==> flow/design.v <==
module alu_unit(
    input wire [3:0] alu_operand1,  
    input wire [3:0] alu_operand2,  
    input wire [2:0] alu_op,        
    output reg [3:0] alu_result,    
    output reg zero_flag,           
    output reg negative_flag,       
    output reg carry_flag,          
    output reg overflow_flag        
);
    always @(*) begin
        alu_result = 4'h0;
        zero_flag = 1'b0;
        negative_flag = 1'b0;
        carry_flag = 1'b0;
        overflow_flag = 1'b0;
        case (alu_op)
            3'b000: begin  
                alu_result = alu_operand1 + alu_operand2;
                carry_flag = (alu_operand1 + alu_operand2) > 4'b1111;  
                overflow_flag = ((!alu_operand1[3] && !alu_operand2[3] && alu_result[3]) || (alu_operand1[3] && alu_operand2[3] && !alu_result[3]));  
            end
            3'b001: begin  
                alu_result = alu_operand1 - alu_operand2;
                carry_flag = (alu_operand1 >= alu_operand2);  
                overflow_flag = ((alu_operand1[3] && !alu_operand2[3] && !alu_result[3]) || (!alu_operand1[3] && alu_operand2[3] && alu_result[3]));  
            end
            3'b010: begin  
                alu_result = alu_operand1 & alu_operand2;
            end
            3'b011: begin  
                alu_result = alu_operand1 | alu_operand2;
            end
            3'b100: begin  
                alu_result = alu_operand1 ^ alu_operand2;
            end
            3'b101: begin  
                alu_result = ($signed(alu_operand1) < $signed(alu_operand2)) ? 4'h1 : 4'h0;
            end
            default: begin
                alu_result = 4'h0;  
            end
        endcase
        if (alu_result == 4'h0)
            zero_flag = 1'b1;
        if (alu_result[3] == 1'b1)  
            negative_flag = 1'b1;
    end
endmodule
module archon_hazard_override_unit (
    input wire                 clk,  
    input wire                 rst_n,  
    input wire [7:0]           internal_entropy_score_val,  
    input wire [15:0]          chaos_score_val,             
    input wire                 anomaly_detected_val,        
    input wire [7:0]           branch_miss_rate_tracker,    
    input wire [7:0]           cache_miss_rate_tracker,     
    input wire [7:0]           exec_pressure_tracker,       
    input wire [1:0]           ml_predicted_action,  
    input wire [20:0]          scaled_flush_threshold,      
    input wire [20:0]          scaled_stall_threshold,      
    output reg                override_flush_sig,          
    output reg                override_stall_sig,          
    output reg [1:0]          hazard_detected_level        
);
    reg [3:0] W_entropy;  
    reg [3:0] W_chaos;  
    reg [3:0] W_branch;  
    reg [3:0] W_cache;  
    reg [3:0] W_exec;  
    wire [11:0] weighted_entropy_score;    
    wire [19:0] weighted_chaos_score;      
    wire [11:0] weighted_branch_miss_score;  
    wire [11:0] weighted_cache_miss_score;   
    wire [11:0] weighted_exec_pressure_score;  
    wire [20:0] total_combined_hazard_score;  
    always @(*) begin
        case (ml_predicted_action)
            2'b00: begin  
                W_entropy = 4'd8;    
                W_chaos   = 4'd7;
                W_branch  = 4'd5;    
                W_cache   = 4'd6;
                W_exec    = 4'd4;    
            end
            2'b01: begin  
                W_entropy = 4'd10;  
                W_chaos   = 4'd9;
                W_branch  = 4'd7;    
                W_cache   = 4'd8;
                W_exec    = 4'd3;    
            end
            2'b10: begin  
                W_entropy = 4'd12;  
                W_chaos   = 4'd11;
                W_branch  = 4'd9;    
                W_cache   = 4'd10;
                W_exec    = 4'd2;    
            end
            2'b11: begin  
                W_entropy = 4'd15;  
                W_chaos   = 4'd15;  
                W_branch  = 4'd13;  
                W_cache    = 4'd14;  
                W_exec    = 4'd1;    
            end
            default: begin  
                W_entropy = 4'd8; W_chaos = 4'd7; W_branch = 4'd5; W_cache = 4'd6; W_exec = 4'd4;
            end
        endcase
    end
    assign weighted_entropy_score   = internal_entropy_score_val * W_entropy;
    assign weighted_chaos_score     = chaos_score_val * W_chaos;
    assign weighted_branch_miss_score = branch_miss_rate_tracker * W_branch;
    assign weighted_cache_miss_score    = cache_miss_rate_tracker * W_cache;  
    assign weighted_exec_pressure_score = exec_pressure_tracker * W_exec;
    assign total_combined_hazard_score =
        weighted_entropy_score +
        weighted_chaos_score +
        weighted_branch_miss_score +
        weighted_cache_miss_score +
        weighted_exec_pressure_score;
    always @(*) begin
        override_flush_sig = 1'b0;  
        override_stall_sig = 1'b0;  
        hazard_detected_level = 2'b00;  
        if (anomaly_detected_val) begin
            override_flush_sig = 1'b1;
            hazard_detected_level = 2'b11;  
        end else begin
            if (total_combined_hazard_score > scaled_flush_threshold) begin
                override_flush_sig = 1'b1;
                hazard_detected_level = 2'b10;  
            end else if (total_combined_hazard_score > scaled_stall_threshold) begin
                override_stall_sig = 1'b1;
                hazard_detected_level = 2'b01;  
            end else begin
                override_flush_sig = 1'b0;
                override_stall_sig = 1'b0;
                hazard_detected_level = 2'b00;  
            end
        end
    end
endmodule
module branch_target_buffer(
    input wire clk,
    input wire reset,
    input wire [3:0] pc_in,              
    input wire [3:0] branch_resolved_pc,  
    input wire branch_resolved_pc_valid,  
    input wire [3:0] branch_resolved_target_pc,  
    input wire branch_resolved_taken,  
    output wire [3:0] predicted_next_pc,  
    output wire predicted_taken          
);
    reg [4:0] btb_table [0:15];  
    integer i;  
    assign predicted_next_pc = btb_table[pc_in][3:0];
    assign predicted_taken = btb_table[pc_in][4];
    always @(posedge clk or posedge reset) begin
        if (reset) begin
            for (i = 0; i < 16; i = i + 1) begin  
                btb_table[i] <= 5'b0_0000;
            end
        end else begin
            if (branch_resolved_pc_valid) begin
                btb_table[branch_resolved_pc] <= {branch_resolved_taken, branch_resolved_target_pc};
            end
        end
    end
endmodule
module chaos_detector(
    input wire clk,
    input wire reset,
    input wire branch_mispredicted,  
    input wire [3:0] mem_access_addr,  
    input wire [3:0] data_mem_read_data,  
    output reg [15:0] chaos_score_out  
);
    always @(posedge clk or posedge reset) begin
        if (reset) begin
            chaos_score_out <= 16'h0000;
        end else begin
            if (branch_mispredicted) begin
                chaos_score_out <= chaos_score_out + 16'h0100;  
            end
            if (mem_access_addr == 4'hF && data_mem_read_data == 4'h5) begin  
                chaos_score_out <= chaos_score_out + 16'h0050;
            end
            if (chaos_score_out > 16'h0000) begin
                chaos_score_out <= chaos_score_out - 16'h0001;
            end
        end
    end
endmodule
module data_mem(
    input wire clk,              
    input wire reset,            
    input wire mem_write_enable,  
    input wire mem_read_enable,   
    input wire [3:0] addr,        
    input wire [3:0] write_data,  
    output reg [3:0] read_data    
);
    reg [3:0] dmem [0:15];  
    integer i;  
    always @(posedge clk or posedge reset) begin
        if (reset) begin
            for (i = 0; i < 16; i = i + 1) begin
                dmem[i] <= 4'h0;
            end
        end else if (mem_write_enable) begin
            dmem[addr] <= write_data;
        end
    end
    always @(posedge clk or posedge reset) begin
        if (reset) begin
            read_data <= 4'h0;
        end else if (mem_read_enable) begin
            read_data <= dmem[addr];
        end
    end
endmodule
module entropy_trigger_decoder(
    input wire [7:0] entropy_in,     
    output reg [1:0] signal_class    
);
    parameter THRESHOLD_LOW_TO_MID = 8'd85;      
    parameter THRESHOLD_MID_TO_CRITICAL = 8'd170;  
    always @(*) begin
        if (entropy_in <= THRESHOLD_LOW_TO_MID) begin
            signal_class = 2'b00;  
        end else if (entropy_in <= THRESHOLD_MID_TO_CRITICAL) begin
            signal_class = 2'b01;  
        end else begin
            signal_class = 2'b10;  
        end
    end
endmodule
module fsm_entropy_overlay (
    input wire clk,
    input wire rst_n,  
    input wire [1:0] ml_predicted_action,     
    input wire [7:0] internal_entropy_score,  
    input wire internal_hazard_flag,          
    input wire [1:0] classified_entropy_level,  
    input wire [2:0] instr_type,              
    input wire analog_lock_override,          
    input wire analog_flush_override,         
    input wire quantum_override_signal,       
    input wire shock_detected_in,             
    input wire [1:0] mission_profile_in,        
    input wire override_authentication_valid_in,  
    input wire [7:0] entropy_threshold_fsm_in,  
    output reg [1:0] fsm_state,               
    output reg [7:0] entropy_log_out,         
    output reg [2:0] instr_type_log_out       
);
    localparam STATE_NORMAL    = 2'b00;  
    localparam STATE_STALL     = 2'b01;  
    localparam STATE_FLUSH     = 2'b10;  
    localparam STATE_LOCK      = 2'b11;  
    localparam ML_OK    = 2'b00;  
    localparam ML_STALL = 2'b01;  
    localparam ML_FLUSH = 2'b10;  
    localparam ML_LOCK  = 2'b11;  
    localparam ENTROPY_LOW      = 2'b00;  
    localparam ENTROPY_MID      = 2'b01;  
    localparam ENTROPY_CRITICAL = 2'b10;  
    localparam INSTR_TYPE_ALU    = 3'b000;  
    localparam INSTR_TYPE_LOAD   = 3'b001;  
    localparam INSTR_TYPE_STORE  = 3'b010;  
    localparam INSTR_TYPE_BRANCH = 3'b011;  
    localparam INSTR_TYPE_JUMP   = 3'b100;  
    localparam INSTR_TYPE_OTHER  = 3'b111;  
    localparam MISSION_NORMAL     = 2'b00;
    localparam MISSION_HIGH_THREAT= 2'b01;
    localparam MISSION_DIAGNOSTIC = 2'b10;
    reg [1:0] current_state, next_state;
    always @(posedge clk or negedge rst_n) begin
        if (!rst_n) begin
            current_state <= STATE_NORMAL;
            entropy_log_out <= 8'h00;
            instr_type_log_out <= INSTR_TYPE_OTHER;
        end else begin
            current_state <= next_state;
            entropy_log_out <= internal_entropy_score;
            instr_type_log_out <= instr_type;
        end
    end
    always @(*) begin
        next_state = current_state;
        if (quantum_override_signal) begin
            next_state = STATE_LOCK;
        end
        else if (override_authentication_valid_in && analog_lock_override) begin
            next_state = STATE_LOCK;
        end
        else if (override_authentication_valid_in && analog_flush_override) begin
            next_state = STATE_FLUSH;
        end
        else if (shock_detected_in) begin
            if (current_state == STATE_STALL || current_state == STATE_FLUSH) begin
                next_state = STATE_LOCK;
            end else begin  
                next_state = STATE_FLUSH;
            end
        end
        else begin
            case (current_state)
                STATE_NORMAL: begin
                    case (ml_predicted_action)
                        ML_STALL: next_state = STATE_STALL;
                        ML_FLUSH: next_state = STATE_FLUSH;
                        ML_LOCK:  next_state = STATE_LOCK;
                        default: begin  
                            if (internal_hazard_flag) begin
                                next_state = STATE_STALL;  
                            end
                            else if (classified_entropy_level == ENTROPY_CRITICAL) begin
                                if (mission_profile_in == MISSION_HIGH_THREAT) begin
                                    next_state = STATE_LOCK;  
                                end else begin
                                    next_state = STATE_FLUSH;
                                end
                            end
                            else if (internal_entropy_score > entropy_threshold_fsm_in) begin  
                                if (mission_profile_in == MISSION_HIGH_THREAT) begin
                                    next_state = STATE_FLUSH;  
                                end else begin
                                    next_state = STATE_STALL;  
                                end
                            end
                            else if (classified_entropy_level == ENTROPY_MID) begin
                                case (instr_type)
                                    INSTR_TYPE_BRANCH, INSTR_TYPE_JUMP: next_state = STATE_STALL;
                                    INSTR_TYPE_LOAD, INSTR_TYPE_STORE: begin
                                        if (mission_profile_in == MISSION_HIGH_THREAT) begin
                                            next_state = STATE_FLUSH;  
                                        end else begin
                                            next_state = STATE_STALL;
                                        end
                                    end
                                    default: next_state = STATE_NORMAL;  
                                endcase
                            end
                        end
                    endcase
                end
                STATE_STALL: begin
                    case (ml_predicted_action)
                        ML_FLUSH: next_state = STATE_FLUSH;
                        ML_LOCK:  next_state = STATE_LOCK;
                        default: begin  
                            if (ml_predicted_action == ML_OK &&
                                !internal_hazard_flag &&
                                classified_entropy_level == ENTROPY_LOW &&
                                internal_entropy_score <= entropy_threshold_fsm_in) begin
                                next_state = STATE_NORMAL;  
                            end
                        end
                    endcase
                end
                STATE_FLUSH: begin
                    case (ml_predicted_action)
                        ML_LOCK: next_state = STATE_LOCK;
                        default: begin  
                            if (ml_predicted_action == ML_OK &&
                                !internal_hazard_flag &&
                                classified_entropy_level == ENTROPY_LOW &&
                                internal_entropy_score <= entropy_threshold_fsm_in) begin
                                next_state = STATE_NORMAL;  
                            end
                            else if (ml_predicted_action == ML_STALL) begin
                                next_state = STATE_STALL;
                            end
                        end
                    endcase
                end
                STATE_LOCK: begin
                    if (!quantum_override_signal &&
                        !(override_authentication_valid_in && analog_lock_override) &&  
                        !shock_detected_in &&  
                        ml_predicted_action != ML_LOCK &&  
                        !internal_hazard_flag &&  
                        classified_entropy_level != ENTROPY_CRITICAL &&  
                        internal_entropy_score <= entropy_threshold_fsm_in) begin  
                        next_state = STATE_NORMAL;  
                    end else begin
                        next_state = STATE_LOCK;  
                    end
                end
                default:
                    next_state = STATE_NORMAL;  
            endcase
        end
    end
    always @(*) begin  
        fsm_state = current_state;
    end
endmodule
module instruction_ram(
    input wire clk,              
    input wire reset,            
    input wire [3:0] pc_in,      
    output wire [15:0] instr_opcode  
);
    reg [15:0] rom_data;
    always @(*) begin
        case (pc_in)
            4'd0: rom_data = 16'h1234;
            4'd1: rom_data = 16'h2452;
            4'd2: rom_data = 16'h3678;
            4'd3: rom_data = 16'h4891;
            4'd4: rom_data = 16'h5ABA;
            4'd5: rom_data = 16'h6CDE;
            4'd6: rom_data = 16'h7F01;
            4'd7: rom_data = 16'h8002;
            4'd8: rom_data = 16'h9123;
            default: rom_data = 16'h0000;
        endcase
    end
    assign instr_opcode = rom_data;
endmodule
module pattern_detector(
    input clk,
    input reset,
    input wire zero_flag_current,
    input wire negative_flag_current,
    input wire carry_flag_current,
    input wire overflow_flag_current,
    output wire anomaly_detected_out  
);
    parameter HISTORY_DEPTH = 3;  
    reg [HISTORY_DEPTH-1:0] zero_flag_history;
    reg [HISTORY_DEPTH-1:0] negative_flag_history;
    reg [HISTORY_DEPTH-1:0] carry_flag_history;
    reg [HISTORY_DEPTH-1:0] overflow_flag_history;
    always @(posedge clk or posedge reset) begin
        if (reset) begin
            zero_flag_history <= 'b0;
            negative_flag_history <= 'b0;
            carry_flag_history <= 'b0;
            overflow_flag_history <= 'b0;
        end else begin
            zero_flag_history <= {zero_flag_history[HISTORY_DEPTH-2:0], zero_flag_current};
            negative_flag_history <= {negative_flag_history[HISTORY_DEPTH-2:0], negative_flag_current};
            carry_flag_history <= {carry_flag_history[HISTORY_DEPTH-2:0], carry_flag_current};
            overflow_flag_history <= {overflow_flag_history[HISTORY_DEPTH-2:0], overflow_flag_current};
        end
    end
    wire pattern1_match;
    wire pattern2_match;
    assign pattern1_match = (!zero_flag_history[2]) && (negative_flag_history[1]) && (carry_flag_history[0]);
    assign pattern2_match = (carry_flag_history[2]) && (!overflow_flag_history[1]) && (!zero_flag_history[0]);
    assign anomaly_detected_out = pattern1_match || pattern2_match;
endmodule
module quantum_entropy_detector(
    input wire clk,
    input wire reset,
    input wire [3:0] instr_opcode,  
    input wire [3:0] alu_result,    
    input wire zero_flag,           
    output reg [7:0] entropy_score_out  
);
    always @(posedge clk or posedge reset) begin
        if (reset) begin
            entropy_score_out <= 8'h00;
        end else begin
            if (instr_opcode != 4'h9) begin  
                if (alu_result == 4'h0 && !zero_flag) begin  
                    entropy_score_out <= entropy_score_out + 8'h10;  
                end else if (entropy_score_out < 8'hFF) begin  
                    entropy_score_out <= entropy_score_out + 8'h01;
                end
            end else begin
                if (entropy_score_out > 8'h00)
                    entropy_score_out <= entropy_score_out - 8'h01;
            end
        end
    end
endmodule
module register_file(
    input wire clk,              
    input wire reset,            
    input wire regfile_write_enable,  
    input wire [2:0] write_addr,  
    input wire [3:0] write_data,  
    input wire [2:0] read_addr1,  
    input wire [2:0] read_addr2,  
    output wire [3:0] read_data1,  
    output wire [3:0] read_data2   
);
    reg [3:0] registers [0:7];
    integer i;  
    always @(posedge clk or posedge reset) begin
        if (reset) begin
            for (i = 0; i < 8; i = i + 1) begin  
                registers[i] <= 4'h0;
            end
        end else if (regfile_write_enable) begin
            if (write_addr != 3'b000) begin
                registers[write_addr] <= write_data;
            end
        end
    end
    assign read_data1 = (read_addr1 == 3'b000) ? 4'h0 : registers[read_addr1];  
    assign read_data2 = (read_addr2 == 3'b000) ? 4'h0 : registers[read_addr2];  
endmodule
module entropy_shock_filter (
    input wire clk,
    input wire reset,  
    input wire [7:0] analog_entropy_in,  
    output reg shock_detected
);
reg [7:0] prev_sample;  
reg [7:0] delta;        
parameter [7:0] THRESHOLD = 8'd20;  
always @(posedge clk or posedge reset) begin
    if (reset) begin
        prev_sample <= 8'd0;
        delta <= 8'd0;
        shock_detected <= 1'b0;
    end else begin
        if (analog_entropy_in > prev_sample) begin
            delta <= analog_entropy_in - prev_sample;
        end else begin
            delta <= prev_sample - analog_entropy_in;
        end
        prev_sample <= analog_entropy_in;
        if (delta > THRESHOLD) begin
            shock_detected <= 1'b1;
        end else begin
            shock_detected <= 1'b0;
        end
    end
end
endmodule
module trigger_authorizer (
    input wire clk,                   
    input wire rst_n,                 
    input wire [7:0] entropy_score,   
    input wire analog_spike_detected, 
    input wire ml_risk_flag,          
    input wire manual_lock,           
    output wire enable_fire            
);
    localparam [2:0]  
        IDLE            = 3'b000,  
        CHECK           = 3'b001,  
        READY_TO_FIRE   = 3'b010,  
        LOCKED          = 3'b011,  
        FORCED_ABORT    = 3'b100;  
    reg [2:0] current_state;  
    reg [2:0] next_state;     
    localparam ENTROPY_FIRE_THRESHOLD = 8'd100;  
    reg enable_fire_pulse_reg;
    always @(posedge clk or negedge rst_n) begin
        if (!rst_n) begin
            current_state <= IDLE;
            enable_fire_pulse_reg <= 1'b0;
        end else begin
            current_state <= next_state;
            if (next_state == READY_TO_FIRE && current_state != READY_TO_FIRE) begin
                enable_fire_pulse_reg <= 1'b1;  
            end else begin
                enable_fire_pulse_reg <= 1'b0;  
            end
        end
    end
    always @(*) begin
        next_state = current_state;
        if (manual_lock) begin
            next_state = LOCKED;  
        end
        else if (analog_spike_detected || ml_risk_flag || (entropy_score >= ENTROPY_FIRE_THRESHOLD)) begin
            next_state = FORCED_ABORT;  
        end
        else begin
            case (current_state)
                IDLE: begin
                    next_state = CHECK;
                end
                CHECK: begin
                    if (!analog_spike_detected && !ml_risk_flag && (entropy_score < ENTROPY_FIRE_THRESHOLD) && !manual_lock) begin
                        next_state = READY_TO_FIRE;  
                    end else begin
                        next_state = IDLE;
                    end
                end
                READY_TO_FIRE: begin
                    next_state = IDLE;
                end
                LOCKED: begin
                    next_state = LOCKED;  
                end
                FORCED_ABORT: begin
                    next_state = FORCED_ABORT;  
                end
                default: begin
                    next_state = IDLE;
                end
            endcase
        end
    end
    assign enable_fire = enable_fire_pulse_reg;
endmodule
module pipeline_cpu(
    input wire clk,
    input wire reset,  
    input wire [15:0] external_entropy_in,  
    input wire [7:0] analog_entropy_raw_in,  
    input wire [1:0] ml_predicted_action,  
    input wire ml_risk_flag_in,          
    input wire manual_lock_in,           
    input wire internal_hazard_flag_for_fsm,  
    input wire analog_lock_override_in,   
    input wire analog_flush_override_in,  
    input wire quantum_override_signal_in,  
    input wire [1:0] mission_profile_in,         
    input wire override_authentication_valid_in,  
    input wire [7:0] entropy_threshold_fsm_in,   
    output wire [3:0] debug_pc,          
    output wire [15:0] debug_instr,       
    output wire debug_stall,             
    output wire debug_flush,             
    output wire debug_lock,              
    output wire [7:0] debug_fsm_entropy_log,  
    output wire [2:0] debug_fsm_instr_type_log,  
    output wire debug_hazard_flag,       
    output wire [1:0] debug_fsm_state,   
    output wire debug_shock_detected,    
    output wire [1:0] debug_classified_entropy,  
    output wire enable_fire_pulse_out     
);
    wire rst_n = ~reset;
    reg [3:0] pc_reg;
    wire [15:0] if_instr;
    wire [3:0] if_pc_plus_1;
    reg [3:0] next_pc;
    reg [3:0] if_id_pc_plus_1_reg;
    reg [15:0] if_id_instr_reg;
    wire [3:0] id_pc_plus_1;
    wire [15:0] id_instr;
    wire [3:0] id_operand1;
    wire [3:0] id_operand2;
    wire [2:0] id_rs1_addr;
    wire [2:0] id_rs2_addr;
    wire [2:0] id_rd_addr;
    reg [2:0] id_alu_op;
    wire [3:0] id_immediate;
    wire id_reg_write_enable;
    wire id_mem_read_enable;
    wire id_mem_write_enable;
    wire id_is_branch_inst;
    wire id_is_jump_inst;
    wire [3:0] id_branch_target;
    reg [2:0] instr_type_to_fsm_comb;
    reg [2:0] instr_type_to_fsm_reg;     
    wire [3:0] ex_opcode_from_ex_stage;  
    reg [3:0] id_ex_pc_plus_1_reg;
    reg [3:0] id_ex_operand1_reg;
    reg [3:0] id_ex_operand2_reg;
    reg [2:0] id_ex_rd_addr_reg;
    reg [2:0] id_ex_alu_op_reg;
    reg id_ex_reg_write_enable_reg;
    reg id_ex_mem_read_enable_reg;
    reg id_ex_mem_write_enable_reg;
    reg id_ex_is_branch_inst_reg;
    reg id_ex_is_jump_inst_reg;
    reg [3:0] id_ex_branch_target_reg;
    reg [15:0] id_ex_instr_reg;
    reg [3:0] id_ex_branch_pc_reg;
    wire [3:0] ex_alu_operand1;
    wire [3:0] ex_alu_operand2;
    wire [3:0] ex_alu_result;
    wire ex_zero_flag;
    wire ex_negative_flag;
    wire ex_carry_flag;
    wire ex_overflow_flag;
    wire [2:0] ex_rd_addr;
    wire ex_reg_write_enable;
    wire ex_mem_read_enable;
    wire ex_mem_write_enable;
    wire ex_is_branch_inst;
    wire ex_is_jump_inst;
    wire [3:0] ex_branch_target;
    wire [3:0] ex_branch_pc;
    reg [3:0] ex_mem_alu_result_reg;
    reg [3:0] ex_mem_mem_write_data_reg;
    reg [2:0] ex_mem_rd_addr_reg;
    reg ex_mem_reg_write_enable_reg;
    reg ex_mem_mem_read_enable_reg;
    reg ex_mem_mem_write_enable_reg;
    reg ex_mem_zero_flag_reg;
    reg ex_mem_is_branch_inst_reg;
    reg ex_mem_is_jump_inst_reg;
    reg [3:0] ex_mem_pc_plus_1_reg;
    reg [3:0] ex_mem_branch_target_reg;
    reg [3:0] ex_mem_branch_pc_reg;
    wire [3:0] mem_read_data;
    wire [3:0] mem_alu_result;
    wire [2:0] mem_rd_addr;
    wire mem_reg_write_enable;
    wire mem_mem_read_enable;
    wire mem_mem_write_enable;
    wire [3:0] mem_mem_addr;
    wire branch_actual_taken;
    wire branch_mispredicted_local;
    reg branch_mispredicted;
    wire [3:0] branch_resolved_pc;
    wire [3:0] branch_resolved_target_pc;
    reg [3:0] mem_wb_write_data_reg;
    reg [2:0] mem_wb_rd_addr_reg;
    reg mem_wb_reg_write_enable_reg;
    wire [3:0] wb_write_data;
    wire [2:0] wb_rd_addr;
    wire wb_reg_write_enable;
    wire pipeline_stall;
    wire pipeline_flush;
    reg [7:0] exec_pressure_counter;
    reg [7:0] cache_miss_rate_dummy;  
    wire aho_override_flush_req;
    wire aho_override_stall_req;
    wire [1:0] aho_hazard_level;
    wire new_fsm_internal_hazard_flag;
    wire [1:0] new_fsm_control_signal;
    wire [7:0] new_fsm_entropy_log;
    wire [2:0] new_fsm_instr_type_log;
    wire shock_detected_internal;  
    localparam AHO_SCALED_FLUSH_THRESH = 21'd1000000;  
    localparam AHO_SCALED_STALL_THRESH = 21'd500000;   
    wire [1:0] classified_entropy_level_wire;  
    wire [7:0] debug_branch_miss_rate;
    reg [7:0] branch_miss_rate_counter;
    wire pd_anomaly_detected_out;
    wire pd_reset;  
    wire trigger_enable_fire_internal;
    instruction_ram i_imem (
        .clk(clk),
        .reset(reset),
        .pc_in(pc_reg),
        .instr_opcode(if_instr)
    );
    register_file i_regfile (
        .clk(clk),
        .reset(reset),
        .regfile_write_enable(wb_reg_write_enable),
        .write_addr(wb_rd_addr),
        .write_data(wb_write_data),
        .read_addr1(id_rs1_addr),
        .read_addr2(id_rs2_addr),
        .read_data1(id_operand1),
        .read_data2(id_operand2)
    );
    alu_unit i_alu (
        .alu_operand1(ex_alu_operand1),
        .alu_operand2(ex_alu_operand2),
        .alu_op(id_ex_alu_op_reg),
        .alu_result(ex_alu_result),
        .zero_flag(ex_zero_flag),
        .negative_flag(ex_negative_flag),
        .carry_flag(ex_carry_flag),
        .overflow_flag(ex_overflow_flag)
    );
    data_mem i_dmem (
        .clk(clk),
        .reset(reset),
        .mem_write_enable(mem_mem_write_enable),
        .mem_read_enable(mem_mem_read_enable),
        .addr(mem_mem_addr),
        .write_data(ex_mem_mem_write_data_reg),
        .read_data(mem_read_data)
    );
    wire [3:0] if_btb_predicted_next_pc;
    wire if_btb_predicted_taken;
    branch_target_buffer i_btb (
        .clk(clk),
        .reset(reset),
        .pc_in(pc_reg),
        .branch_resolved_pc(branch_resolved_pc),
        .branch_resolved_pc_valid(ex_mem_is_branch_inst_reg || ex_mem_is_jump_inst_reg),
        .branch_resolved_target_pc(branch_resolved_target_pc),
        .branch_resolved_taken(branch_actual_taken),
        .predicted_next_pc(if_btb_predicted_next_pc),
        .predicted_taken(if_btb_predicted_taken)
    );
    wire [3:0] qed_instr_opcode_input;
    assign qed_instr_opcode_input = id_ex_instr_reg[15:12];
    wire qed_reset = reset;
    wire [7:0] qed_entropy_score_out;  
    quantum_entropy_detector i_qed (
        .clk(clk),
        .reset(qed_reset),
        .instr_opcode(qed_instr_opcode_input),
        .alu_result(ex_alu_result),
        .zero_flag(ex_zero_flag),
        .entropy_score_out(qed_entropy_score_out)
    );
    wire cd_reset = reset;
    wire [15:0] cd_chaos_score_out;
    chaos_detector i_chaos_detector (
        .clk(clk),
        .reset(cd_reset),
        .branch_mispredicted(branch_mispredicted),
        .mem_access_addr(mem_mem_addr),
        .data_mem_read_data(mem_read_data),
        .chaos_score_out(cd_chaos_score_out)
    );
    assign pd_reset = reset;  
    pattern_detector i_pattern_detector (
        .clk(clk),
        .reset(pd_reset),
        .zero_flag_current(ex_zero_flag),
        .negative_flag_current(ex_negative_flag),
        .carry_flag_current(ex_carry_flag),
        .overflow_flag_current(ex_overflow_flag),
        .anomaly_detected_out(pd_anomaly_detected_out)
    );
    entropy_shock_filter u_entropy_shock_filter (
        .clk(clk),
        .reset(reset),
        .analog_entropy_in(analog_entropy_raw_in),
        .shock_detected(shock_detected_internal)  
    );
    always @(posedge clk or posedge reset) begin
        if (reset) begin
            branch_miss_rate_counter <= 8'h0;
        end else begin
            if (~pipeline_stall && ~pipeline_flush) begin
                if (branch_mispredicted) begin
                    if (branch_miss_rate_counter < 8'hFF) begin
                        branch_miss_rate_counter <= branch_miss_rate_counter + 8'h1;
                    end
                end else begin  
                    if (branch_miss_rate_counter > 8'h0) begin
                        branch_miss_rate_counter <= branch_miss_rate_counter - 8'h1;
                    end
                end  
            end
        end
    end
    assign debug_branch_miss_rate = branch_miss_rate_counter;
    archon_hazard_override_unit i_aho (
        .clk(clk),
        .rst_n(rst_n),
        .internal_entropy_score_val(qed_entropy_score_out),
        .chaos_score_val(cd_chaos_score_out),
        .anomaly_detected_val(pd_anomaly_detected_out),
        .branch_miss_rate_tracker(debug_branch_miss_rate),
        .cache_miss_rate_tracker(cache_miss_rate_dummy),
        .exec_pressure_tracker(exec_pressure_counter),
        .ml_predicted_action(ml_predicted_action),  
        .scaled_flush_threshold(AHO_SCALED_FLUSH_THRESH),
        .scaled_stall_threshold(AHO_SCALED_STALL_THRESH),
        .override_flush_sig(aho_override_flush_req),
        .override_stall_sig(aho_override_stall_req),
        .hazard_detected_level(aho_hazard_level)
    );
    entropy_trigger_decoder i_entropy_decoder (
        .entropy_in(analog_entropy_raw_in),  
        .signal_class(classified_entropy_level_wire)
    );
    assign ex_opcode_from_ex_stage = id_ex_instr_reg[15:12];
    always @(*) begin
        case (ex_opcode_from_ex_stage)
            4'h1, 4'h2, 4'h3, 4'h6: instr_type_to_fsm_comb = 3'b000;  
            4'h4:                   instr_type_to_fsm_comb = 3'b001;  
            4'h5:                   instr_type_to_fsm_comb = 3'b010;  
            4'h7:                   instr_type_to_fsm_comb = 3'b011;  
            4'h8:                   instr_type_to_fsm_comb = 3'b100;  
            default:                instr_type_to_fsm_comb = 3'b111;  
        endcase
    end
    always @(posedge clk or posedge reset) begin
        if (reset) begin
            instr_type_to_fsm_reg <= 3'b111;  
        end else begin
            if (~pipeline_stall && ~pipeline_flush) begin
                instr_type_to_fsm_reg <= instr_type_to_fsm_comb;
            end
        end
    end
    assign new_fsm_internal_hazard_flag = aho_override_flush_req || aho_override_stall_req || internal_hazard_flag_for_fsm;
    fsm_entropy_overlay i_entropy_fsm (
        .clk(clk),
        .rst_n(rst_n),
        .ml_predicted_action(ml_predicted_action),  
        .internal_entropy_score(qed_entropy_score_out),
        .internal_hazard_flag(new_fsm_internal_hazard_flag),
        .classified_entropy_level(classified_entropy_level_wire),
        .instr_type(instr_type_to_fsm_reg),
        .analog_lock_override(analog_lock_override_in),
        .analog_flush_override(analog_flush_override_in),
        .quantum_override_signal(quantum_override_signal_in),
        .shock_detected_in(shock_detected_internal),  
        .mission_profile_in(mission_profile_in),
        .override_authentication_valid_in(override_authentication_valid_in),
        .entropy_threshold_fsm_in(entropy_threshold_fsm_in),
        .fsm_state(new_fsm_control_signal),
        .entropy_log_out(new_fsm_entropy_log),
        .instr_type_log_out(new_fsm_instr_type_log)
    );
    trigger_authorizer i_trigger_authorizer (
        .clk(clk),
        .rst_n(rst_n),
        .entropy_score(qed_entropy_score_out),  
        .analog_spike_detected(shock_detected_internal),  
        .ml_risk_flag(ml_risk_flag_in),          
        .manual_lock(manual_lock_in),            
        .enable_fire(trigger_enable_fire_internal)  
    );
    assign enable_fire_pulse_out = trigger_enable_fire_internal;
    wire entropy_ctrl_stall;
    wire entropy_ctrl_flush;
    assign entropy_ctrl_stall = 1'b0;
    assign entropy_ctrl_flush = 1'b0;
    assign pipeline_flush = (new_fsm_control_signal == 2'b10) ||  
                            (new_fsm_control_signal == 2'b11) ||  
                            entropy_ctrl_flush;                    
    assign pipeline_stall = (new_fsm_control_signal == 2'b01) ||  
                            (new_fsm_control_signal == 2'b11) ||  
                            entropy_ctrl_stall;                    
    always @(posedge clk or posedge reset) begin
        if (reset) begin
            exec_pressure_counter <= 8'h0;
            cache_miss_rate_dummy <= 8'h0;
        end else begin
            if (pipeline_flush) begin
                exec_pressure_counter <= 8'h0;
                cache_miss_rate_dummy <= 8'h0;
            end else if (~pipeline_stall) begin
                if (id_ex_instr_reg[15:12] != 4'h9) begin  
                    if (exec_pressure_counter < 8'hFF) begin
                        exec_pressure_counter <= exec_pressure_counter + 8'h1;
                    end
                end else begin  
                    if (exec_pressure_counter > 8'h0) begin
                        exec_pressure_counter <= exec_pressure_counter - 8'h1;
                    end
                end  
                if (cache_miss_rate_dummy < 8'hFF && (exec_pressure_counter % 5 == 0)) begin
                    cache_miss_rate_dummy <= cache_miss_rate_dummy + 8'h1;
                end else if (cache_miss_rate_dummy > 8'h0 && (exec_pressure_counter % 7 == 0)) begin
                    cache_miss_rate_dummy <= cache_miss_rate_dummy - 8'h1;
                end
            end
        end
    end
    assign if_pc_plus_1 = pc_reg + 4'b0001;
    always @(posedge clk or posedge reset) begin
        if (reset) begin
            pc_reg <= 4'h0;
        end else begin
            if (pipeline_flush) begin
                pc_reg <= 4'h0;
            end else if (pipeline_stall) begin
                pc_reg <= pc_reg;
            end else begin  
                pc_reg <= next_pc;
            end  
        end
    end
    always @(*) begin
        next_pc = if_pc_plus_1;
        if (ex_mem_is_jump_inst_reg) begin
            next_pc = ex_mem_branch_target_reg;
        end else if (ex_mem_is_branch_inst_reg) begin
            if (branch_actual_taken) begin
                next_pc = ex_mem_branch_target_reg;
            end else begin  
                next_pc = ex_mem_pc_plus_1_reg;
            end  
        end else if (if_btb_predicted_taken) begin
            next_pc = if_btb_predicted_next_pc;
        end
    end
    always @(posedge clk or posedge reset) begin
        if (reset) begin
            if_id_pc_plus_1_reg <= 4'h0;
            if_id_instr_reg <= 16'h0000;
        end else begin
            if (~pipeline_flush && ~pipeline_stall) begin
                if_id_pc_plus_1_reg <= if_pc_plus_1;
                if_id_instr_reg <= if_instr;
            end
        end
    end
    assign id_pc_plus_1 = if_id_pc_plus_1_reg;
    assign id_instr = if_id_instr_reg;
    wire [3:0] id_opcode = id_instr[15:12];
    assign id_rd_addr = id_instr[11:9];
    assign id_rs1_addr = id_instr[8:6];
    assign id_rs2_addr = id_instr[5:3];
    assign id_immediate = {1'b0, id_instr[2:0]};
    assign id_reg_write_enable = (id_opcode == 4'h1 || id_opcode == 4'h2 || id_opcode == 4'h3 ||
                                  id_opcode == 4'h4 || id_opcode == 4'h6 || id_opcode == 4'h0);
    assign id_mem_read_enable  = (id_opcode == 4'h4);
    assign id_mem_write_enable = (id_opcode == 4'h5);
    assign id_is_branch_inst   = (id_opcode == 4'h7);
    assign id_is_jump_inst     = (id_opcode == 4'h8);
    assign id_branch_target     = id_instr[3:0];
    always @(*) begin
        case (id_opcode)
            4'h1: id_alu_op = 3'b000;  
            4'h2: id_alu_op = 3'b000;  
            4'h3: id_alu_op = 3'b001;  
            4'h4: id_alu_op = 3'b000;  
            4'h5: id_alu_op = 3'b000;  
            4'h6: id_alu_op = 3'b100;  
            4'h7: id_alu_op = 3'b001;  
            default: id_alu_op = 3'b000;  
        endcase
    end
    wire ex_mem_writes_to_rs1_id = ex_mem_reg_write_enable_reg && (ex_mem_rd_addr_reg == id_rs1_addr);
    wire ex_mem_writes_to_rs2_id = ex_mem_reg_write_enable_reg && (ex_mem_rd_addr_reg == id_rs2_addr);
    wire mem_wb_writes_to_rs1_id = mem_wb_reg_write_enable_reg && (mem_wb_rd_addr_reg == id_rs1_addr);
    wire mem_wb_writes_to_rs2_id = mem_wb_reg_write_enable_reg && (mem_wb_rd_addr_reg == id_rs2_addr);
    wire [3:0] forward_operand1 = (ex_mem_writes_to_rs1_id && (id_rs1_addr != 3'b000)) ? ex_mem_alu_result_reg :
                                  (mem_wb_writes_to_rs1_id && (id_rs1_addr != 3'b000)) ? mem_wb_write_data_reg :
                                  id_operand1;
    wire [3:0] forward_operand2 = (ex_mem_writes_to_rs2_id && (id_rs2_addr != 3'b000)) ? ex_mem_alu_result_reg :
                                  (mem_wb_writes_to_rs2_id && (id_rs2_addr != 3'b000)) ? mem_wb_write_data_reg :
                                  id_operand2;
    always @(posedge clk or posedge reset) begin
        if (reset) begin
            id_ex_pc_plus_1_reg <= 4'h0;
            id_ex_operand1_reg <= 4'h0;
            id_ex_operand2_reg <= 4'h0;
            id_ex_rd_addr_reg <= 3'h0;
            id_ex_alu_op_reg <= 3'h0;
            id_ex_reg_write_enable_reg <= 1'b0;
            id_ex_mem_read_enable_reg <= 1'b0;
            id_ex_mem_write_enable_reg <= 1'b0;
            id_ex_is_branch_inst_reg <= 1'b0;
            id_ex_is_jump_inst_reg <= 1'b0;
            id_ex_branch_target_reg <= 4'h0;
            id_ex_instr_reg <= 16'h0000;
            id_ex_branch_pc_reg <= 4'h0;
        end else begin
            if (~pipeline_flush && ~pipeline_stall) begin
                id_ex_pc_plus_1_reg <= id_pc_plus_1;
                id_ex_operand1_reg <= forward_operand1;
                id_ex_operand2_reg <= (id_opcode == 4'h2 || id_opcode == 4'h4 || id_opcode == 4'h5) ? id_immediate : forward_operand2;
                id_ex_rd_addr_reg <= id_rd_addr;
                id_ex_alu_op_reg <= id_alu_op;
                id_ex_reg_write_enable_reg <= id_reg_write_enable;
                id_ex_mem_read_enable_reg <= id_mem_read_enable;
                id_ex_mem_write_enable_reg <= id_mem_write_enable;
                id_ex_is_branch_inst_reg <= id_is_branch_inst;
                id_ex_is_jump_inst_reg <= id_is_jump_inst;
                id_ex_branch_target_reg <= id_branch_target;
                id_ex_instr_reg <= id_instr;
                id_ex_branch_pc_reg <= id_pc_plus_1 - 4'h1;
            end
        end
    end
    assign ex_alu_operand1 = id_ex_operand1_reg;
    assign ex_alu_operand2 = id_ex_operand2_reg;
    assign ex_rd_addr = id_ex_rd_addr_reg;
    assign ex_reg_write_enable = id_ex_reg_write_enable_reg;
    assign ex_mem_read_enable = id_ex_mem_read_enable_reg;
    assign ex_mem_write_enable = id_ex_mem_write_enable_reg;
    assign ex_is_branch_inst = id_ex_is_branch_inst_reg;
    assign ex_is_jump_inst = id_ex_is_jump_inst_reg;
    assign ex_branch_target = id_ex_branch_target_reg;
    assign ex_branch_pc = id_ex_branch_pc_reg;
    wire [3:0] actual_branch_target_calc;
    assign actual_branch_target_calc = ex_branch_pc + ex_branch_target;
    always @(posedge clk or posedge reset) begin
        if (reset) begin
            ex_mem_alu_result_reg       <= 4'h0;
            ex_mem_mem_write_data_reg   <= 4'h0;
            ex_mem_rd_addr_reg          <= 3'h0;
            ex_mem_reg_write_enable_reg <= 1'b0;
            ex_mem_mem_read_enable_reg  <= 1'b0;
            ex_mem_mem_write_enable_reg <= 1'b0;
            ex_mem_zero_flag_reg        <= 1'b0;
            ex_mem_is_branch_inst_reg   <= 1'b0;
            ex_mem_is_jump_inst_reg     <= 1'b0;
            ex_mem_pc_plus_1_reg        <= 4'h0;
            ex_mem_branch_target_reg    <= 4'h0;
            ex_mem_branch_pc_reg        <= 4'h0;
        end else begin
            if (~pipeline_flush && ~pipeline_stall) begin
                ex_mem_alu_result_reg       <= ex_alu_result;
                ex_mem_mem_write_data_reg   <= ex_alu_operand2;
                ex_mem_rd_addr_reg          <= ex_rd_addr;
                ex_mem_reg_write_enable_reg <= ex_reg_write_enable;
                ex_mem_mem_read_enable_reg  <= ex_mem_read_enable;
                ex_mem_mem_write_enable_reg <= ex_mem_write_enable;
                ex_mem_zero_flag_reg        <= ex_zero_flag;
                ex_mem_is_branch_inst_reg   <= ex_is_branch_inst;
                ex_mem_is_jump_inst_reg     <= ex_is_jump_inst;
                ex_mem_pc_plus_1_reg        <= id_ex_pc_plus_1_reg;
                ex_mem_branch_target_reg    <= actual_branch_target_calc;
                ex_mem_branch_pc_reg        <= ex_branch_pc;
            end
        end
    end
    assign mem_alu_result = ex_mem_alu_result_reg;
    assign mem_rd_addr = ex_mem_rd_addr_reg;
    assign mem_reg_write_enable = ex_mem_reg_write_enable_reg;
    assign mem_mem_read_enable = ex_mem_mem_read_enable_reg;
    assign mem_mem_write_enable = ex_mem_mem_write_enable_reg;
    assign mem_mem_addr = ex_mem_alu_result_reg;
    assign branch_actual_taken = ex_mem_is_branch_inst_reg && ex_mem_zero_flag_reg;
    assign branch_resolved_pc = ex_mem_branch_pc_reg;
    assign branch_resolved_target_pc = ex_mem_branch_target_reg;
    assign branch_mispredicted_local =
        (ex_mem_is_branch_inst_reg || ex_mem_is_jump_inst_reg) ?
            (ex_mem_is_branch_inst_reg ?
                ((if_btb_predicted_taken != branch_actual_taken) ||
                 (branch_actual_taken && (if_btb_predicted_next_pc != branch_resolved_target_pc))) :
                (ex_mem_is_jump_inst_reg && (if_btb_predicted_next_pc != branch_resolved_target_pc))) : 1'b0;
    always @(posedge clk or posedge reset) begin
        if (reset) begin
            branch_mispredicted <= 1'b0;
        end else begin
            if (~pipeline_stall && ~pipeline_flush) begin
                branch_mispredicted <= branch_mispredicted_local;
            end
        end
    end
    always @(posedge clk or posedge reset) begin
        if (reset) begin
            mem_wb_write_data_reg <= 4'h0;
            mem_wb_rd_addr_reg <= 3'h0;
            mem_wb_reg_write_enable_reg <= 1'b0;
        end else begin
            if (~pipeline_flush && ~pipeline_stall) begin
                if (mem_mem_read_enable) begin
                    mem_wb_write_data_reg <= mem_read_data;
                end else begin  
                    mem_wb_write_data_reg <= mem_alu_result;
                end  
                mem_wb_rd_addr_reg <= mem_rd_addr;
                mem_wb_reg_write_enable_reg <= mem_reg_write_enable;
            end
        end
    end
    assign wb_write_data = mem_wb_write_data_reg;
    assign wb_rd_addr = mem_wb_rd_addr_reg;
    assign wb_reg_write_enable = mem_wb_reg_write_enable_reg;
    assign debug_pc = pc_reg;
    assign debug_instr = if_instr;
    assign debug_stall = pipeline_stall;
    assign debug_flush = pipeline_flush;
    assign debug_lock = (new_fsm_control_signal == 2'b11);
    assign debug_fsm_entropy_log = new_fsm_entropy_log;
    assign debug_fsm_instr_type_log = new_fsm_instr_type_log;
    assign debug_hazard_flag = new_fsm_internal_hazard_flag;
    assign debug_fsm_state = new_fsm_control_signal;
    assign debug_shock_detected = shock_detected_internal;
    assign debug_classified_entropy = classified_entropy_level_wire;
endmodule
module archon_top (
    input wire clk,
    input wire reset,  
    input wire [15:0] external_entropy_in,  
    input wire [7:0] analog_entropy_raw,    
    input wire [1:0] ml_predicted_action,  
    input wire ml_risk_flag_top,           
    input wire manual_lock_top,            
    input wire analog_lock_override,
    input wire analog_flush_override,
    input wire quantum_override_signal,  
    input wire [1:0] mission_profile,          
    input wire override_authentication_valid,  
    input wire [7:0] entropy_threshold_fsm,    
    output wire [3:0] cpu_debug_pc,
    output wire [15:0] cpu_debug_instr,
    output wire cpu_debug_stall,
    output wire cpu_debug_flush,
    output wire cpu_debug_lock,
    output wire [7:0] cpu_debug_fsm_entropy_log,
    output wire [2:0] cpu_debug_fsm_instr_type_log,
    output wire cpu_debug_hazard_flag,
    output wire [1:0] cpu_debug_fsm_state,
    output wire cpu_debug_shock_detected,
    output wire [1:0] cpu_debug_classified_entropy,
    output wire system_enable_fire_pulse  
);
    wire archon_top_internal_hazard_to_cpu = 1'b0;  
    pipeline_cpu u_pipeline_cpu (
        .clk(clk),
        .reset(reset),
        .external_entropy_in(external_entropy_in),
        .analog_entropy_raw_in(analog_entropy_raw),
        .ml_predicted_action(ml_predicted_action),  
        .ml_risk_flag_in(ml_risk_flag_top),
        .manual_lock_in(manual_lock_top),
        .internal_hazard_flag_for_fsm(archon_top_internal_hazard_to_cpu),
        .analog_lock_override_in(analog_lock_override),
        .analog_flush_override_in(analog_flush_override),
        .quantum_override_signal_in(quantum_override_signal),
        .mission_profile_in(mission_profile),
        .override_authentication_valid_in(override_authentication_valid),
        .entropy_threshold_fsm_in(entropy_threshold_fsm),
        .debug_pc(cpu_debug_pc),
        .debug_instr(cpu_debug_instr),
        .debug_stall(cpu_debug_stall),
        .debug_flush(cpu_debug_flush),
        .debug_lock(cpu_debug_lock),
        .debug_fsm_entropy_log(cpu_debug_fsm_entropy_log),
        .debug_fsm_instr_type_log(cpu_debug_fsm_instr_type_log),
        .debug_hazard_flag(cpu_debug_hazard_flag),
        .debug_fsm_state(cpu_debug_fsm_state),
        .debug_shock_detected(cpu_debug_shock_detected),
        .debug_classified_entropy(cpu_debug_classified_entropy),
        .enable_fire_pulse_out(system_enable_fire_pulse)
    );
endmodule
Tool chain data of archon_top

Tool output for the design above, in the order of the flow.
Line numbers count from 1 in the design file above.
Operators: Yosys type, input widths -> output width; for muxes data width and select width s.
Library cell names are shortened.
Not given: --

Design top: archon_top
Clock port: clk
Cell library: sky130hd
Library corner: tt_025C_1v80

After elaboration

Yosys after proc, flatten, opt, wreduce and memory -nomap, before mapping. Print and check cells are not counted. Equal cells are merged and count once.
Yosys's memory passes give these memory sizes; they may raise the number of words (mostly to a power of two), join words into wider ones and drop unused or constant bits.

Magnitude comparators: 22
$add $sub $neg: 23
Bitwise operators: 5
Reduce/logical cells: 144
Mux-type cells: 85
Div/mod/pow operators: 2
Equal/unequal tests: 114
Multipliers: 5
Shift operators: 0

Operator list:

| cell                 | count |
| $mod 8x3->32 const B | 2 |
| $mul 8x4->12         | 4 |
| $mux 8               | 17 |
| $eq 4x4->1 const B   | 25 |
| $mul 16x4->20        | 1 |
| $pmux 5 s16          | 1 |
| $pmux 4 s4           | 5 |
| $reduce_and 2->1     | 34 |
| $eq 4x3->1 const B   | 17 |
| $logic_not 32->1     | 2 |
| $pmux 4 s16          | 1 |
| $add 21x12->21       | 3 |
| $mux 4               | 14 |
| $pmux 4 s7           | 2 |
| $eq 3x3->1 const B   | 16 |
| $mux 16              | 3 |
| $logic_and 1x1->1    | 43 |
| $eq 3x2->1 const B   | 12 |
| $mux 2               | 17 |
| $eq 4x2->1 const B   | 8 |
| $add 8x1->8 const B  | 4 |
| $sub 8x1->8 const B  | 4 |
| $gt 8x1->1 const B   | 4 |
| $lt 8x8->1 const B   | 4 |
| $reduce_and 3->1     | 10 |
| $pmux 4 s6           | 1 |
| $add 12x20->21       | 1 |
| $gt 21x19->1 const B | 1 |

Not listed: further kinds 55, cells in them 144.

Latch bits: 0
Word width x clocked read ports: 3
Elaborated cells: 491
Memories: 2
Bits in read-only memories: 304
Register bits: 377
Output and inout port bits: 41
Input bits: 44
RAM bits: 0

Memory list:

| name            | depth | bits a word | read ports | write ports | line | source |
| (no name shown) | 16    | 16          | 1          | 0           | 410  | `case (pc_in)` |
| (no name shown) | 16    | 3           | 1          | 0           | 866  | `case (ex_opcode_from_ex_stage)` |

Depth

Yosys ltp: most cells in a row. Word level: on the elaborated netlist, between registers, memories and ports. Mapped: between sequential cells and ports; inverters and the memories' decode and read muxes count.

Depth in word-level cells: 23
ABC_AREA: 1
Mapped depth: 50
Gate-level depth less buffers: 49

Mapped cells and area

The flow's flattened synthesis, as Yosys stat reports it; memories are mapped. The netlist is that of the ABC_AREA named above (0 if unset); the other value can give another one.
The area totals of this step are shown rounded.

Cell types:

| type     | count | area in all (sq um) |
| dfrtp_1  | 358   | 8.96E+03 |
| fa_1     | 145   | 2.9E+03 |
| nand2_1  | 723   | 2.71E+03 |
| ha_1     | 204   | 2.55E+03 |
| inv_1    | 502   | 1.88E+03 |
| o21ai_0  | 340   | 1.7E+03 |
| nor2_1   | 214   | 803.27 |
| a21oi_1  | 103   | 515.494 |
| nand3_1  | 99    | 495.475 |
| xor2_1   | 40    | 350.336 |
| a221oi_1 | 32    | 280.269 |
| xnor2_1  | 27    | 236.477 |
| dfstp_2  | 8     | 210.202 |
| nand4_1  | 32    | 200.192 |
| clkbuf_1 | 52    | 195.187 |
| o22ai_1  | 29    | 181.424 |
| nor3_1   | 34    | 170.163 |
| a22o_1   | 18    | 157.651 |

Not listed: further types 45, cells in them 195.

Mapped area: 0.02602 sq mm
Mapped cells: 3,155
Flip-flop cells: 366
Sequential part of the area: 0.009169 sq mm
Buffer cells: 64

Worst setup path after synthesis

Path of least setup slack by OpenSTA after synthesis, without wires, with an ideal clock, recovery checks aside; 20% of the period is set as input and as output delay. Where synthesis merged equal registers, the netlist keeps one of their names.

Path kind: input-to-output
Start: input ml_predicted_action[0]
End: output cpu_debug_hazard_flag
Slack: 4,648 ps
Path buffers: 4
Driving pins on the path: 35
Data arrival time: 11,352 ps
External output delay: 4,000 ps
Launch time at the first pin: 4,000 ps
Input delay: 4,000 ps
Clock period: 20,000 ps
Delay of the path: 7,352 ps
Required time: 16,000 ps
Synthesis period reached: 15,352 ps

"delay of the path" is the arrival time less input delay plus setup time.
At an output port there is no setup time.
"driving pins on the path": output pins that drive a net of the path, with the launching flip-flop's if there is one; two outputs of one cell count as two.
"synthesis period reached" is the clock period less the worst setup slack; recovery checks do not enter. This is arithmetic on one report: input and output delays are still those of the set period (20% each).
Between the ends stands the longest chain of elaborated cells between them, by number of cells; it is not shown to be the way that was timed. Of several equally long chains one is given.
Each line given opens the expression or statement behind the cell; cells for indexed reads and writes are added by Yosys, which also makes memories of some case tables.

Path through: clkbuf_1 -> clkbuf_1 -> inv_1 -> ha_1 -> clkbuf_1 -> inv_1 -> clkbuf_1 -> nand2_1 -> fa_1 -> fa_1 -> fa_1 -> inv_1 -> fa_1 -> fa_1 -> fa_1 -> inv_1 -> fa_1 -> inv_1 -> ha_1 -> a21oi_1 -> nand2_1 -> nand2_1 -> nand2_1 -> nand2_1 -> nand2_1 -> nand2_1 -> o211ai_1 -> a21boi_0 -> o21ai_0 -> nand2_1 -> nand2_1 -> nor3_1 -> a21boi_0 -> nand2_1 -> nand3_1
Cells in the longest elaborated chain: 12
Elaborated cells on any way between the ends: 26
Classes of those cells: add/sub: 4; mul: 5; compare: 2; eq/ne: 3; mux: 10; reduce/logical: 2

Ends and longest elaborated chain, post-synthesis:

| what                        | line | source |
| start: declaration          | 1162 | `input wire [1:0] ml_predicted_action,` |
| $eq 2x2->1                  | 78   | `case (ml_predicted_action)` |
| $pmux 4 s4                  | 78   |  |
| $mul 8x4->12                | 112  |  |
| $add 12x20->21              | 118  |  |
| $add 21x12->21 (3 in a row) | 118  |  |
| $gt 21x19->1                | 134  |  |
| $mux 1                      | 134  |  |
| $mux 1                      | 131  |  |
| $mux 1                      | 127  | `if (anomaly_detected_val) begin` |
| $logic_or 1x1->1            | 884  | `assign new_fsm_internal_hazard_flag = aho_override_flush_req \|\| aho_override_stall_req \|\| internal_hazard_flag ...` |
| end: declaration            | 1178 | `output wire cpu_debug_hazard_flag,` |

Timing after layout

Path of least setup slack in the final report of entry A (OpenROAD, finished layout, wires in). Where an end is a register, its clock arrival counts in the times.
The report prints the path's times to 10 ps; the period is as set.

Path kind: input-to-output
Start: input ml_predicted_action[0]
End: output cpu_debug_hazard_flag
Data arrival time: 13,960 ps
Slack: 2,040 ps
Driving pins on the path: 37
Clock period: 20,000 ps
Launch time at the first pin: 4,000 ps
Required time: 16,000 ps
Path buffers: 6
Input delay: 4,000 ps
External output delay: 4,000 ps

Between the ends stands the longest chain of elaborated cells between them, by number of cells; it is not shown to be the way that was timed. Of several equally long chains one is given.

Path through: clkdlybuf4s50_1 -> clkbuf_1 -> clkbuf_1 -> inv_1 -> ha_1 -> clkbuf_1 -> inv_1 -> clkbuf_1 -> nand2_1 -> fa_1 -> fa_1 -> fa_1 -> inv_1 -> fa_1 -> fa_1 -> fa_1 -> inv_1 -> fa_1 -> inv_1 -> ha_1 -> a21oi_1 -> nand2_1 -> nand2_1 -> nand2_1 -> nand2_1 -> nand2_1 -> nand2_1 -> o211ai_1 -> a21boi_0 -> o21ai_0 -> nand2_1 -> nand2_1 -> a21oi_1 -> xor2_1 -> nor2_1 -> nand3_1 -> clkdlybuf4s50_1
Cells in the longest elaborated chain: 12
Elaborated cells on any way between the ends: 26
Classes of those cells: add/sub: 4; mul: 5; compare: 2; eq/ne: 3; mux: 10; reduce/logical: 2

Ends and longest elaborated chain, post-layout:

| what                        | line | source |
| start: declaration          | 1162 | `input wire [1:0] ml_predicted_action,` |
| $eq 2x2->1                  | 78   | `case (ml_predicted_action)` |
| $pmux 4 s4                  | 78   |  |
| $mul 8x4->12                | 112  |  |
| $add 12x20->21              | 118  |  |
| $add 21x12->21 (3 in a row) | 118  |  |
| $gt 21x19->1                | 134  |  |
| $mux 1                      | 134  |  |
| $mux 1                      | 131  |  |
| $mux 1                      | 127  | `if (anomaly_detected_val) begin` |
| $logic_or 1x1->1            | 884  | `assign new_fsm_internal_hazard_flag = aho_override_flush_req \|\| aho_override_stall_req \|\| internal_hazard_flag ...` |
| end: declaration            | 1178 | `output wire cpu_debug_hazard_flag,` |

Subject: flow runs of archon_top

Hi,

Stored flow runs of archon_top (5 of them; Yosys, OpenROAD, sky130hd). They differ in their settings and are not a sequence. Constraints: input delay and output delay 20% of the set period each, output load 0.01 pF.
"achieved clock period" means the clock period less the worst setup slack. The figure is calculated, with input and output delays left at 20% of the set period.
"worst setup path time" = time allowed to the worst setup path (clock period - input delay - output delay, where it has them) - its slack; a late launch clock adds to it, a late capture clock takes from it.
"worst setup path time" is known to 10 ps.
Results are given in rounded form.
Among the settings, . means not set for that run.

| setting or result                        | entry A         | entry B         | entry C         | entry D         | entry E         |
| ABC_AREA                                 | 1               | .               | 0               | 1               | 1               |
| CELL_PAD_IN_SITES_DETAIL_PLACEMENT       | 0               | .               | .               | 2               | 0               |
| CORE_UTILIZATION                         | 40              | 40              | 60              | 21              | 32              |
| CTS_CLUSTER_DIAMETER                     | 146             | .               | .               | .               | 146             |
| GPL_TIMING_DRIVEN                        | 0               | .               | .               | .               | 0               |
| period_ns                                | 20.0            | 17.8            | 17.6            | 11.3            | 20.0            |
| CAP_MARGIN                               | 20              | 20              | 15              | 20              | 20              |
| CORE_MARGIN                              | 2               | 2               | 9               | 5               | 2               |
| SLEW_MARGIN                              | 20              | 20              | 0               | 15              | 20              |
| SETUP_SLACK_MARGIN                       | .               | 1.87            | .               | .               | .               |
| CORE_ASPECT_RATIO                        | .               | .               | 0.93            | .               | .               |
| GPL_ROUTABILITY_DRIVEN                   | .               | .               | 0               | .               | .               |
| MAX_ROUTING_LAYER                        | .               | .               | met5            | met5            | .               |
| PLACE_DENSITY_LB_ADDON                   | .               | .               | 0.22            | .               | .               |
| TNS_END_PERCENT                          | .               | .               | 95              | 70              | 80              |
| CTS_CLUSTER_SIZE                         | .               | .               | .               | 88              | .               |
| PLACE_DENSITY                            | .               | .               | .               | 0.46            | .               |
| HOLD_SLACK_MARGIN                        | .               | .               | .               | .               | -0.01           |
| worst setup path time (ps)               | 9,960           | 8,450           | 9,260           | 6,550           | 10,010          |
| worst path kind                          | input-to-output | input-to-output | input-to-output | input-to-output | input-to-output |
| synthesized cell area (sq mm)            | 0.02602         | 0.02768         | 0.02768         | 0.02602         | 0.02602         |
| total negative setup slack (ps)          | 0               | 0               | 0               | 0               | 0               |
| overall die area (sq mm)                 | 0.0671          | 0.07132         | 0.05419         | 0.131           | 0.0836          |
| achieved clock period (ps)               | 17,956          | 15,572          | 16,300          | 11,073          | 18,009          |
| worst hold slack (ps)                    | 347             | 348             | 349             | 352             | 347             |
| smallest setup slack (ps)                | 2,044           | 2,228           | 1,300           | 227             | 1,991           |
| utilization in the final report          | 0.458           | 0.449           | 0.665           | 0.254           | 0.368           |
| standard-cell area after routing (sq mm) | 0.02945         | 0.03077         | 0.03016         | 0.0314          | 0.02967         |

Regards
